==> flow/design.v <==
module ellipse_generator
#(
parameter  int  BITS_RES            = 12,             
parameter  int  BITS_RAD            = BITS_RES - 1,   
parameter  bit  USE_ALTERA_IP       = 0               
)
(
  input logic                        clk,               
  input logic                        reset,             
  input logic                        enable,            
  input logic                        run,               
  input logic         [1:0]          quadrant,          
  input logic                        ellipse_filled,    
  input logic  signed [BITS_RES-1:0] Xc,                
  input logic  signed [BITS_RES-1:0] Yc,                
  input logic  signed [BITS_RES-1:0] Xr,                
  input logic  signed [BITS_RES-1:0] Yr,                
  input logic                        ena_pause,         
  output logic                       busy,              
  output logic signed [BITS_RES:0]   X_coord,           
  output logic signed [BITS_RES:0]   Y_coord,           
  output logic                       pixel_data_rdy,    
  output logic                       ellipse_complete   
);
logic               draw_line ;
logic        [1:0]  quadrant_latch ;     
logic        [3:0]  sub_function ;     
logic               inv ;     
logic               draw_flat ;     
logic               filled ;     
logic signed   [BITS_RES-1:0]   x ;     
logic signed   [BITS_RES-1:0]   y ;     
logic signed   [BITS_RES-1:0]   xcr ;     
logic signed   [BITS_RES-1:0]   ycr ;     
logic signed   [BITS_RES-1:0]   xrr ;     
logic signed   [BITS_RES-1:0]   yrr ;     
logic signed   [BITS_RAD*3+1:0] p ;     
logic signed   [BITS_RAD*3+1:0] px ;     
logic signed   [BITS_RAD*3+1:0] py ;     
logic unsigned [BITS_RAD*2-1:0] rx2 ;     
logic unsigned [BITS_RAD*2-1:0] ry2 ;     
logic unsigned [BITS_RAD*1-1:0] alu_mult_a ;  
logic unsigned [BITS_RAD*2-1:0] alu_mult_b ;  
logic unsigned [BITS_RAD*3-1:0] alu_mult_y     ;  
logic               pixel_data_rdy_int ;     
logic               busy_int ;     
logic               ena_process ;     
logic               freeze ;     
     always_ff @(posedge clk) if (ena_process) alu_mult_y <= alu_mult_a * alu_mult_b ;
always_comb begin
   pixel_data_rdy = pixel_data_rdy_int && !ena_pause ;  
   busy           = busy_int || run ;                   
   ena_process    = enable && !(ena_pause && pixel_data_rdy_int);
end
always_ff @( posedge clk or posedge reset ) begin
   if ( reset ) begin
      draw_line          <= 1'b0  ;
      pixel_data_rdy_int <= 1'b0  ;
      busy_int           <= 1'b0  ;
      ellipse_complete   <= 1'b0  ;
      quadrant_latch     <= 2'b0  ;
      sub_function       <= 4'd0  ;  
      x                  <= 0 ;
      y                  <= 0 ;
      xcr                <= 0 ;
      ycr                <= 0 ;
      xrr                <= 0 ;
      yrr                <= 0 ;
      p                  <= 0 ;
      rx2                <= 0 ;
      ry2                <= 0 ;
      px                 <= 0 ;
      py                 <= 0 ;
      inv                <= 1'b0 ;       
      draw_flat          <= 1'b0 ;
      filled             <= 1'b0 ;
      freeze             <= 1'b0 ;
      X_coord            <= (BITS_RES)'(0);
      Y_coord            <= (BITS_RES)'(0);
      alu_mult_a         <= (BITS_RAD*1)'(0);
      alu_mult_b         <= (BITS_RAD*2)'(0);
   end
   else if ( ena_process  ) begin 
if (!freeze) begin
  if (inv==0) begin
    case ( quadrant_latch )
      4'd0 : begin
             X_coord    <=  xcr + x;
             Y_coord    <=  ycr + y;
             end
      4'd1 : begin
             X_coord    <=  xcr - x;
             Y_coord    <=  ycr + y;
             end
      4'd2 : begin
             X_coord    <=  xcr + x;
             Y_coord    <=  ycr - y;
             end
      4'd3 : begin
             X_coord    <=  xcr - x;
             Y_coord    <=  ycr - y;
             end
      endcase
  end else begin
  case ( quadrant_latch )
      4'd0 : begin
             Y_coord    <=  xcr + x;
             X_coord    <=  ycr + y;
             end
      4'd1 : begin
             Y_coord    <=  xcr + x;
             X_coord    <=  ycr - y;
             end
      4'd2 : begin
             Y_coord    <=  xcr - x;
             X_coord    <=  ycr + y;
             end
      4'd3 : begin
             Y_coord    <=  xcr - x;
             X_coord    <=  ycr - y;
             end
      endcase
  end
end else begin   
  if (((X_coord==xcr)&& !inv) || ((X_coord==ycr)&& inv) )  freeze     <= 1'b0;            
  if (((X_coord>xcr)&& !inv)  || ((X_coord>ycr)&& inv)  )  X_coord    <= X_coord - 1'b1;  
  if (((X_coord<xcr)&& !inv)  || ((X_coord<ycr)&& inv)  )  X_coord    <= X_coord + 1'b1;  
end
casez ( sub_function )
    4'd0 : begin  
      if ( run ) begin   
         quadrant_latch <= quadrant ;  
         if ( ( Xr == 0 ) && ( Yr == 0 ) ) begin  
            x                  <= 0    ;  
            y                  <= 0    ;  
            pixel_data_rdy_int <= 1'b0  ;  
            ellipse_complete   <= 1'b0  ;  
            sub_function       <= 4'd9  ;  
            draw_line          <= 1'b1  ;  
            busy_int           <= 1'b1  ;  
            xcr       <= Xc ;  
            ycr       <= Yc ;
            xrr       <= 0 ;
            yrr       <= 0 ;
            inv       <= 1'b0 ;
            draw_flat <= 1'b0 ;
            freeze    <= 1'b0 ;
         end
         else begin  
            sub_function       <= sub_function + 1'd1  ;  
            draw_line          <= 1'b1  ;  
            busy_int           <= 1'b1  ;  
            pixel_data_rdy_int <= 1'b0  ;  
            ellipse_complete   <= 1'b0  ;  
            xcr       <= Xc ;  
            ycr       <= Yc ;
            xrr       <= Xr ;
            yrr       <= Yr ;
            inv       <= 1'b0 ;
            draw_flat <= 1'b0 ;
            filled    <= ellipse_filled ;
            freeze    <= 1'b0 ;
         end  
      end  
    end  
    4'd1 : begin  
     alu_mult_a[BITS_RAD*1-1:0]          <= xrr[BITS_RAD-1:0] ;
     alu_mult_b[BITS_RAD*1-1:0]          <= xrr[BITS_RAD-1:0] ;
     alu_mult_b[BITS_RAD*2-1:BITS_RAD*1] <= 0     ;
     x                                   <= 0     ;
     y                                   <= yrr   ;
     draw_flat                           <= 1'b0  ;
     p                                   <= 0     ;
     sub_function                        <= sub_function + 1'd1  ;  
    end
    4'd2 : begin  
     alu_mult_a[BITS_RAD*1-1:0]          <= yrr[BITS_RAD-1:0] ;
     alu_mult_b[BITS_RAD*1-1:0]          <= yrr[BITS_RAD-1:0] ;
     alu_mult_b[BITS_RAD*2-1:BITS_RAD*1] <= 0     ;
     sub_function                        <= sub_function + 1'd1  ;  
    end
    4'd3 : begin  
     rx2[BITS_RAD*2-1:0]                <= alu_mult_y[BITS_RAD*2-1:0] ;  
     alu_mult_a[BITS_RAD*1-1:0]          <= yrr[BITS_RAD-1:0] ;
     alu_mult_b[BITS_RAD*2-1:0]          <= alu_mult_y[BITS_RAD*2-1:0] ;
     ry2                                 <= (BITS_RAD*2)'((alu_mult_y[BITS_RAD*2-1:0] + 2) >> 2) ;  
     px                                  <= 0     ;                                  
     sub_function                        <= sub_function + 1'd1  ;                   
    end
    4'd4 : begin  
     px                                 <= px + ry2 ;  
     ry2[BITS_RAD*2-1:0]                <= alu_mult_y[BITS_RAD*2-1:0] ;  
     sub_function                       <= sub_function + 1'd1  ;  
    end
    4'd5 : begin  
     px                                 <= px + ry2 - alu_mult_y[BITS_RAD*3-1:0] ;  
     py                                 <= (alu_mult_y[((BITS_RAD)*3-1):0]) << 1 ;  
     sub_function                       <= sub_function + 1'd1  ;  
    end
    4'd6 : begin  
     p                                  <= px  ;  
     px                                 <= 0;
              if (xrr<2) sub_function   <= sub_function + 2'd2  ;  
              else       sub_function   <= sub_function + 1'd1  ;  
    end
    4'd7 : begin  
  if (!freeze) begin
       if (px <= py) begin   
                     pixel_data_rdy_int <= 1'b1  ;  
		             x                  <= x + 1'd1 ;
		             px                 <= px + (ry2<<1);
                     if (inv && filled) freeze <= 1'b1;    
		             if (p <= 0) begin
	                             p  <= p + ry2 + (px + (ry2<<1)) ;
		                         end else begin
		                         if (!inv && filled)  freeze <= 1'b1;      
                                 y  <= y - 1'd1;
                                 py <= py - (rx2<<1);
                                 p  <= p + ry2 + (px + (ry2<<1)) - (py - (rx2<<1)) ;
                                 end
       end else begin  
          pixel_data_rdy_int <= 1'b0  ;                 
          sub_function       <= sub_function + 1'd1  ;  
       end
   end  
    end  
    4'd8 : begin  
if (!freeze) begin
if (((y<2) || draw_flat) && x <= xrr ) begin  
    draw_flat          <= 1'b1 ;       
    y                  <= 0        ;   
              if (draw_flat) begin               
              pixel_data_rdy_int <= 1'b1  ;      
              x                  <= x + 1'd1 ;   
              end
    end else begin
          if (inv) begin
                   pixel_data_rdy_int <= 1'b0  ;  
                   sub_function       <= 4'd0  ;  
                   inv                <= 1'b0  ;  
                   draw_line          <= 1'b0  ;  
                   ellipse_complete   <= 1'b1  ;
                   busy_int           <= 1'b0  ;  
          end else begin
                   pixel_data_rdy_int <= 1'b0  ;  
                   sub_function       <= 4'd1  ;  
                   inv                <= 1'b1  ;  
                   xcr                <= ycr   ;  
                   ycr                <= xcr   ;
                   xrr                <= yrr   ;  
                   yrr                <= xrr   ;
          end
     end  
    end  
    end  
    4'd9 : begin  
            pixel_data_rdy_int <= 1'b1                 ;  
            sub_function       <= sub_function + 1'd1  ;  
    end
    default : begin                 
    sub_function       <= 4'd0  ;   
    draw_line          <= 1'b0  ;   
    pixel_data_rdy_int <= 1'b0  ;  
    sub_function       <= 4'd0  ;  
    ellipse_complete   <= 1'b1  ;
    busy_int           <= 1'b0  ;  
    end
  endcase  
      if (!draw_line && !run ) begin
         pixel_data_rdy_int <= 1'b0 ;  
         ellipse_complete   <= 1'b0 ;  
         busy_int           <= 1'b0 ;  
      end
   end  
end
endmodule
# Step by step through the tools: ellipse_generator

The steps from the RTL of ellipse_generator to its reports follow in flow order.
Line numbers count from 1 in the design file above.
Library cell names are shortened.
Not given: -

Top module: ellipse_generator
Clock input: clk
Cell library: sky130hd
Timing corner: tt_025C_1v80

# Word-level counts

Counts by Yosys on the flattened word-level netlist (proc, flatten, opt, wreduce; memories kept). Register bits leave out memories and registers merged into their read ports (data or address). Print and check cells are left out.

Flip-flop bits (word level): 327
Bits of input ports: 56
Output and inout port bits: 29
Word-level cells: 266

$add $sub $neg: 18
Multipliers: 1
Magnitude comparators: 9
Equality and inequality tests: 35
Mux-type cells: 104
Bitwise gates (word level): 3
Reduce/logical cells: 69

Operators by type and width:

| kind                                                            | number |
| 11-bit by 22-bit multiplier with 33-bit output                  | 1 |
| 12-bit 2-to-1 mux                                               | 30 |
| 35-bit 2-to-1 mux                                               | 8 |
| 35-bit parallel mux with 4-bit select                           | 1 |
| 35-bit parallel mux with 3-bit select                           | 1 |
| 13-bit parallel mux with 2-bit select                           | 4 |
| 12-bit parallel mux with 4-bit select                           | 2 |
| 12-bit parallel mux with 2-bit select                           | 4 |
| 35-bit by 22-bit adder with 35-bit output                       | 2 |
| 35-bit parallel mux with 2-bit select                           | 1 |
| 13-bit 2-to-1 mux                                               | 5 |
| 22-bit parallel mux with 2-bit select                           | 1 |
| 11-bit parallel mux with 2-bit select                           | 2 |
| 35-bit by 1-bit <= comparator with 1-bit output with constant B | 1 |
| 35-bit by 23-bit adder with 35-bit output                       | 1 |
| 35-bit by 23-bit subtractor with 35-bit output                  | 1 |
| 35-bit by 33-bit subtractor with 35-bit output                  | 1 |
| 35-bit adder                                                    | 1 |
| 35-bit subtractor                                               | 1 |
| 35-bit <= comparator                                            | 1 |
| 11-bit parallel mux with 3-bit select                           | 1 |
| 6-bit AND reduction                                             | 5 |
| 1-bit 2-to-1 mux                                                | 30 |
| 4-bit 2-to-1 mux                                                | 7 |
| 12-bit by 12-bit adder with 13-bit output                       | 2 |
| 12-bit by 12-bit subtractor with 13-bit output                  | 2 |
| 13-bit by 12-bit greater-than comparator with 1-bit output      | 2 |
| 13-bit by 12-bit < comparator with 1-bit output                 | 2 |

Not listed: further kinds 43, cells in them 119.

# Depth

Yosys ltp: most cells in a row. Word level: on the elaborated netlist, between registers, memories and ports. Mapped: between sequential cells and ports; inverters and the memories' decode and read muxes count.

Depth in word-level cells: 11
ABC_AREA: 0
Gate-level depth with buffers: 33
Depth with buffers taken out: 33

# Netlist

Source: synth_stat.txt of the flow (Yosys; design flattened, memories mapped). It holds for the ABC_AREA given above (unset counts as 0); a run with the other value may have another netlist.

Cells by type:

| cell     | number | area in all (µm²) |
| dfrtp_1  | 293    | 7.33E+03 |
| ha_1     | 388    | 4.85E+03 |
| fa_1     | 211    | 4.22E+03 |
| nand2_1  | 603    | 2.26E+03 |
| o21ai_0  | 331    | 1.66E+03 |
| xnor2_1  | 181    | 1585.27 |
| inv_1    | 413    | 1.55E+03 |
| a21oi_1  | 303    | 1.52E+03 |
| nor2_1   | 314    | 1178.63 |
| edfxtp_1 | 33     | 990.95 |
| a21o_1   | 105    | 788.256 |
| xor2_1   | 86     | 753.222 |
| and2_1   | 113    | 706.928 |
| clkbuf_1 | 184    | 690.662 |
| a31oi_1  | 85     | 531.76 |
| o21a_1   | 48     | 360.346 |
| nand3_1  | 66     | 330.317 |
| nand2b_1 | 51     | 319.056 |

Not listed: further types 91, cells in them 654.

Cells in the netlist: 4462
Cell area after synthesis: 36904.1 µm²
Area of sequential cells: 8323.0 µm²
Mapped flip-flops: 326
Buffer cells: 211

# Path before layout

Source: OpenSTA report_checks on the synthesized netlist (no wires, ideal clock, input and output delay 20% of the period each), path of least setup slack; recovery checks are left aside. Register names are those of the netlist, which keeps one name where synthesis merged equal registers.

Path type: reg-to-reg
Start point: register px[1]
End point: register p[34]
Period: 7.5 ns
Setup time: 0.095 ns
Launch time at the first pin: 0.000 ns
Arrival: 6.505 ns
Required time: 7.405 ns
Path slack: 0.900 ns
Delay of the path: 6.600 ns
Driving pins on the path: 34
Path buffers: 0
Synthesis period reached: 6.6 ns

"delay of the path" is the arrival time less input delay plus setup time.
"driving pins on the path": output pins that drive a net of the path, with the launching flip-flop's if there is one; two outputs of one cell count as two.
"synthesis period reached" = period - worst setup slack (recovery checks aside). The figure is calculated, with input and output delays left at 20% of the set period.
The rows between start and end are the longest chain of elaborated cells between them; the timing report does not say that the signal goes this way. Where chains are equally long, one stands for them.
Each line given opens the expression or statement behind the cell; cells for indexed reads and writes are added by Yosys, which also makes memories of some case tables.
A register here has more assigning lines than the two given.

Cells stage by stage: dfrtp_1 ha_1 inv_1 fa_1 nand2b_1 a21oi_1 nor2b_1 a21oi_1 a21o_1 a21oi_1 xnor2_1 fa_1 ha_1 and3_1 o311a_1 a211o_1 a21oi_1 o21bai_1 a21oi_1 o21ai_0 xor2_1 ha_1 a21o_1 a21o_1 a2111oi_0 o21ai_0 a221oi_1 o21a_1 o21ai_0 a21oi_1 xnor3_1 nand2_1 xnor2_1 o31ai_1
Cells in the longest elaborated chain: 7
Elaborated cells on any way between the ends: 10
Classes of those cells: add/sub (3); compare (1); eq/ne (1); mux (4); reduce/logical (1)

Ends and longest elaborated chain, post-synthesis:

| what                                      | RTL line | text |
| start: declaration                        | 38       | `logic signed   [BITS_RAD*3+1:0] px ;` |
| start: assignment                         | 191      | `px                                 <= px + ry2 ;` |
| start: assignment                         | 196      | `px                                 <= px + ry2 - alu_mult_y[BITS_RAD*3-1:0] ;` |
| 35-bit by 23-bit adder with 35-bit output | 219      | `p  <= p + ry2 + (px + (ry2<<1)) - (py - (rx2<<1)) ;` |
| 35-bit adder                              | 219      |  |
| 35-bit subtractor                         | 219      |  |
| 35-bit 2-to-1 mux                         | 213      | `if (p <= 0) begin` |
| 35-bit 2-to-1 mux                         | 208      | `if (px <= py) begin` |
| 35-bit 2-to-1 mux                         | 207      | `if (!freeze) begin` |
| 35-bit parallel mux with 3-bit select     | 129      | `casez ( sub_function )` |
| end: assignment                           | 201      | `p                                  <= px  ;` |
| end: assignment                           | 214      | `p <= p + ry2 + (px + (ry2<<1)) ;` |
| end: declaration                          | 37       | `logic signed   [BITS_RAD*3+1:0] p ;` |

# Worst path after layout

Path of least setup slack in the final report of entry A (OpenROAD, finished layout, wires in). Where an end is a register, its clock arrival counts in the times.

Path type: reg-to-reg
Start point: register ry2[0]
End point: register p[34]
Period: 8.0 ns
Setup time: 0.09 ns
Launch time at the first pin: 0.60 ns
Arrival: 8.07 ns
Required time: 8.50 ns
Path slack: 0.43 ns
Driving pins on the path: 34
Path buffers: 0

The rows between start and end are the longest chain of elaborated cells between them; the timing report does not say that the signal goes this way. Where chains are equally long, one stands for them.
A register here has more assigning lines than the two given.

Cells stage by stage: dfrtp_1 ha_1 inv_1 fa_1 nand2b_1 a21oi_2 nor2b_1 a21oi_1 a21o_1 a21oi_1 xnor2_1 fa_1 ha_1 and3_1 o311a_1 a211o_1 a21oi_1 o21bai_1 a21oi_1 o21ai_0 xor2_1 ha_1 a21o_1 a21o_1 a2111oi_1 o21ai_0 a221oi_2 o21a_1 o21ai_0 a21oi_1 xnor3_1 nand2_1 xnor2_1 o31ai_1
Cells in the longest elaborated chain: 7
Elaborated cells on any way between the ends: 8
Classes of those cells: add/sub (4); mux (4)

Ends and longest elaborated chain, post-layout:

| what                                      | RTL line | text |
| start: declaration                        | 41       | `logic unsigned [BITS_RAD*2-1:0] ry2 ;` |
| start: assignment                         | 186      | `ry2                                 <= (BITS_RAD*2)'((alu_mult_y[BITS_RAD*2-1:0] + 2) >> 2) ;` |
| start: assignment                         | 192      | `ry2[BITS_RAD*2-1:0]                <= alu_mult_y[BITS_RAD*2-1:0] ;` |
| 35-bit by 22-bit adder with 35-bit output | 219      | `p  <= p + ry2 + (px + (ry2<<1)) - (py - (rx2<<1)) ;` |
| 35-bit adder                              | 219      |  |
| 35-bit subtractor                         | 219      |  |
| 35-bit 2-to-1 mux                         | 213      | `if (p <= 0) begin` |
| 35-bit 2-to-1 mux                         | 208      | `if (px <= py) begin` |
| 35-bit 2-to-1 mux                         | 207      | `if (!freeze) begin` |
| 35-bit parallel mux with 3-bit select     | 129      | `casez ( sub_function )` |
| end: assignment                           | 201      | `p                                  <= px  ;` |
| end: assignment                           | 214      | `p <= p + ry2 + (px + (ry2<<1)) ;` |
| end: declaration                          | 37       | `logic signed   [BITS_RAD*3+1:0] p ;` |

==> runs of ellipse_generator <==
3 stored runs of ellipse_generator in the flow (synthesis by Yosys, layout by OpenROAD, sky130hd cells), in arbitrary order. Constraints: input delay and output delay 20% of the set period each, output load 0.01 pF.
"period achieved" is the run's clock period less its worst setup slack. It is reckoned from that one timing run; input and output delays stay at 20% of the period that was set.
"allowed time less slack (worst setup path)": the worst setup path's part of the clock period (all of it between registers, 20% less for each end at a port) less its slack. A launch clock that arrives late makes it longer, a capture clock that arrives late makes it shorter.

## Entry A

==> flow/run.sh <==
#!/bin/bash
# the make line also repeats the synthesis and layout settings of config.mk as NAME=value (left out here)
make -C /OpenROAD-flow-scripts/flow DESIGN_CONFIG=/design/flow/config.mk WORK_HOME=/design/flow/orfs CLKGATE_MAP_FILE= finish
==> flow/config.mk <==
export PLATFORM = sky130hd
export DESIGN_NAME = ellipse_generator
export DESIGN_NICKNAME = ellipse_generator
export VERILOG_FILES = /design/flow/design.v
export SDC_FILE = /design/flow/constraint.sdc
export NUM_CORES = 4
export LEC_CHECK = 0
export ABC_AREA = 0
export CAP_MARGIN = 0
export CELL_PAD_IN_SITES_GLOBAL_PLACEMENT = 0
export CORE_MARGIN = 7
export CORE_UTILIZATION = 62
export CTS_CLUSTER_DIAMETER = 41
export GPL_TIMING_DRIVEN = 1
export MAX_ROUTING_LAYER = met5
export MIN_ROUTING_LAYER = met1
export PLACE_DENSITY_LB_ADDON = 0.03
export SLEW_MARGIN = 15
==> flow/constraint.sdc <==
create_clock -name core_clock -period 8.0 [get_ports {clk}]
set_input_delay 1.6000 -clock core_clock [delete_from_list [all_inputs] [get_ports {clk}]]
set_output_delay 1.6000 -clock core_clock [all_outputs]
set_load 0.01 [all_outputs]

| result of entry A | value |
|---|---|
| synthesis area | 36904.1 µm² |
| die outline area | 66548.5 µm² |
| std-cell area (final layout) | 40620.2 µm² |
| utilization after routing | 0.69 |
| worst setup slack after layout | 0.435 ns |
| final setup TNS | 0.000 ns |
| smallest hold slack | 0.475 ns |
| period achieved | 7.565 ns |
| allowed time less slack (worst setup path) | 7.57 ns |
| worst setup path type | reg-to-reg |

## Entry B

==> flow/run.sh <==
#!/bin/bash
# the make line also repeats the synthesis and layout settings of config.mk as NAME=value (left out here)
make -C /OpenROAD-flow-scripts/flow DESIGN_CONFIG=/design/flow/config.mk WORK_HOME=/design/flow/orfs CLKGATE_MAP_FILE= finish
==> flow/config.mk <==
export PLATFORM = sky130hd
export DESIGN_NAME = ellipse_generator
export DESIGN_NICKNAME = ellipse_generator
export VERILOG_FILES = /design/flow/design.v
export SDC_FILE = /design/flow/constraint.sdc
export NUM_CORES = 4
export LEC_CHECK = 0
export CAP_MARGIN = 35
export CORE_ASPECT_RATIO = 1.39
export CORE_MARGIN = 6
export CORE_UTILIZATION = 22
export CTS_CLUSTER_SIZE = 34
export GPL_TIMING_DRIVEN = 0
export MIN_ROUTING_LAYER = met2
export PLACE_DENSITY_LB_ADDON = 0.17
export SETUP_SLACK_MARGIN = 0.93
export SLEW_MARGIN = 20
==> flow/constraint.sdc <==
create_clock -name core_clock -period 6.29 [get_ports {clk}]
set_input_delay 1.2580 -clock core_clock [delete_from_list [all_inputs] [get_ports {clk}]]
set_output_delay 1.2580 -clock core_clock [all_outputs]
set_load 0.01 [all_outputs]

| result of entry B | value |
|---|---|
| synthesis area | 36904.1 µm² |
| die outline area | 177853.0 µm² |
| std-cell area (final layout) | 46691.0 µm² |
| utilization after routing | 0.281 |
| worst setup slack after layout | -0.837 ns |
| final setup TNS | -6.360 ns |
| smallest hold slack | 0.479 ns |
| period achieved | 7.127 ns |
| allowed time less slack (worst setup path) | 7.13 ns |
| worst setup path type | reg-to-reg |

## Entry C

==> flow/run.sh <==
#!/bin/bash
# the make line also repeats the synthesis and layout settings of config.mk as NAME=value (left out here)
make -C /OpenROAD-flow-scripts/flow DESIGN_CONFIG=/design/flow/config.mk WORK_HOME=/design/flow/orfs CLKGATE_MAP_FILE= finish
==> flow/config.mk <==
export PLATFORM = sky130hd
export DESIGN_NAME = ellipse_generator
export DESIGN_NICKNAME = ellipse_generator
export VERILOG_FILES = /design/flow/design.v
export SDC_FILE = /design/flow/constraint.sdc
export NUM_CORES = 4
export LEC_CHECK = 0
export ABC_AREA = 0
export CAP_MARGIN = 20
export CELL_PAD_IN_SITES_DETAIL_PLACEMENT = 1
export CORE_ASPECT_RATIO = 0.54
export CORE_MARGIN = 6
export CORE_UTILIZATION = 20
export CTS_CLUSTER_DIAMETER = 248
export GPL_ROUTABILITY_DRIVEN = 1
export GPL_TIMING_DRIVEN = 0
export SETUP_SLACK_MARGIN = 1.86
export SLEW_MARGIN = 15
==> flow/constraint.sdc <==
create_clock -name core_clock -period 6.26 [get_ports {clk}]
set_input_delay 1.2520 -clock core_clock [delete_from_list [all_inputs] [get_ports {clk}]]
set_output_delay 1.2520 -clock core_clock [all_outputs]
set_load 0.01 [all_outputs]

| result of entry C | value |
|---|---|
| synthesis area | 36904.1 µm² |
| die outline area | 195467.0 µm² |
| std-cell area (final layout) | 48865.6 µm² |
| utilization after routing | 0.268 |
| worst setup slack after layout | -1.162 ns |
| final setup TNS | -10.985 ns |
| smallest hold slack | 0.477 ns |
| period achieved | 7.422 ns |
| allowed time less slack (worst setup path) | 7.42 ns |
| worst setup path type | reg-to-reg |
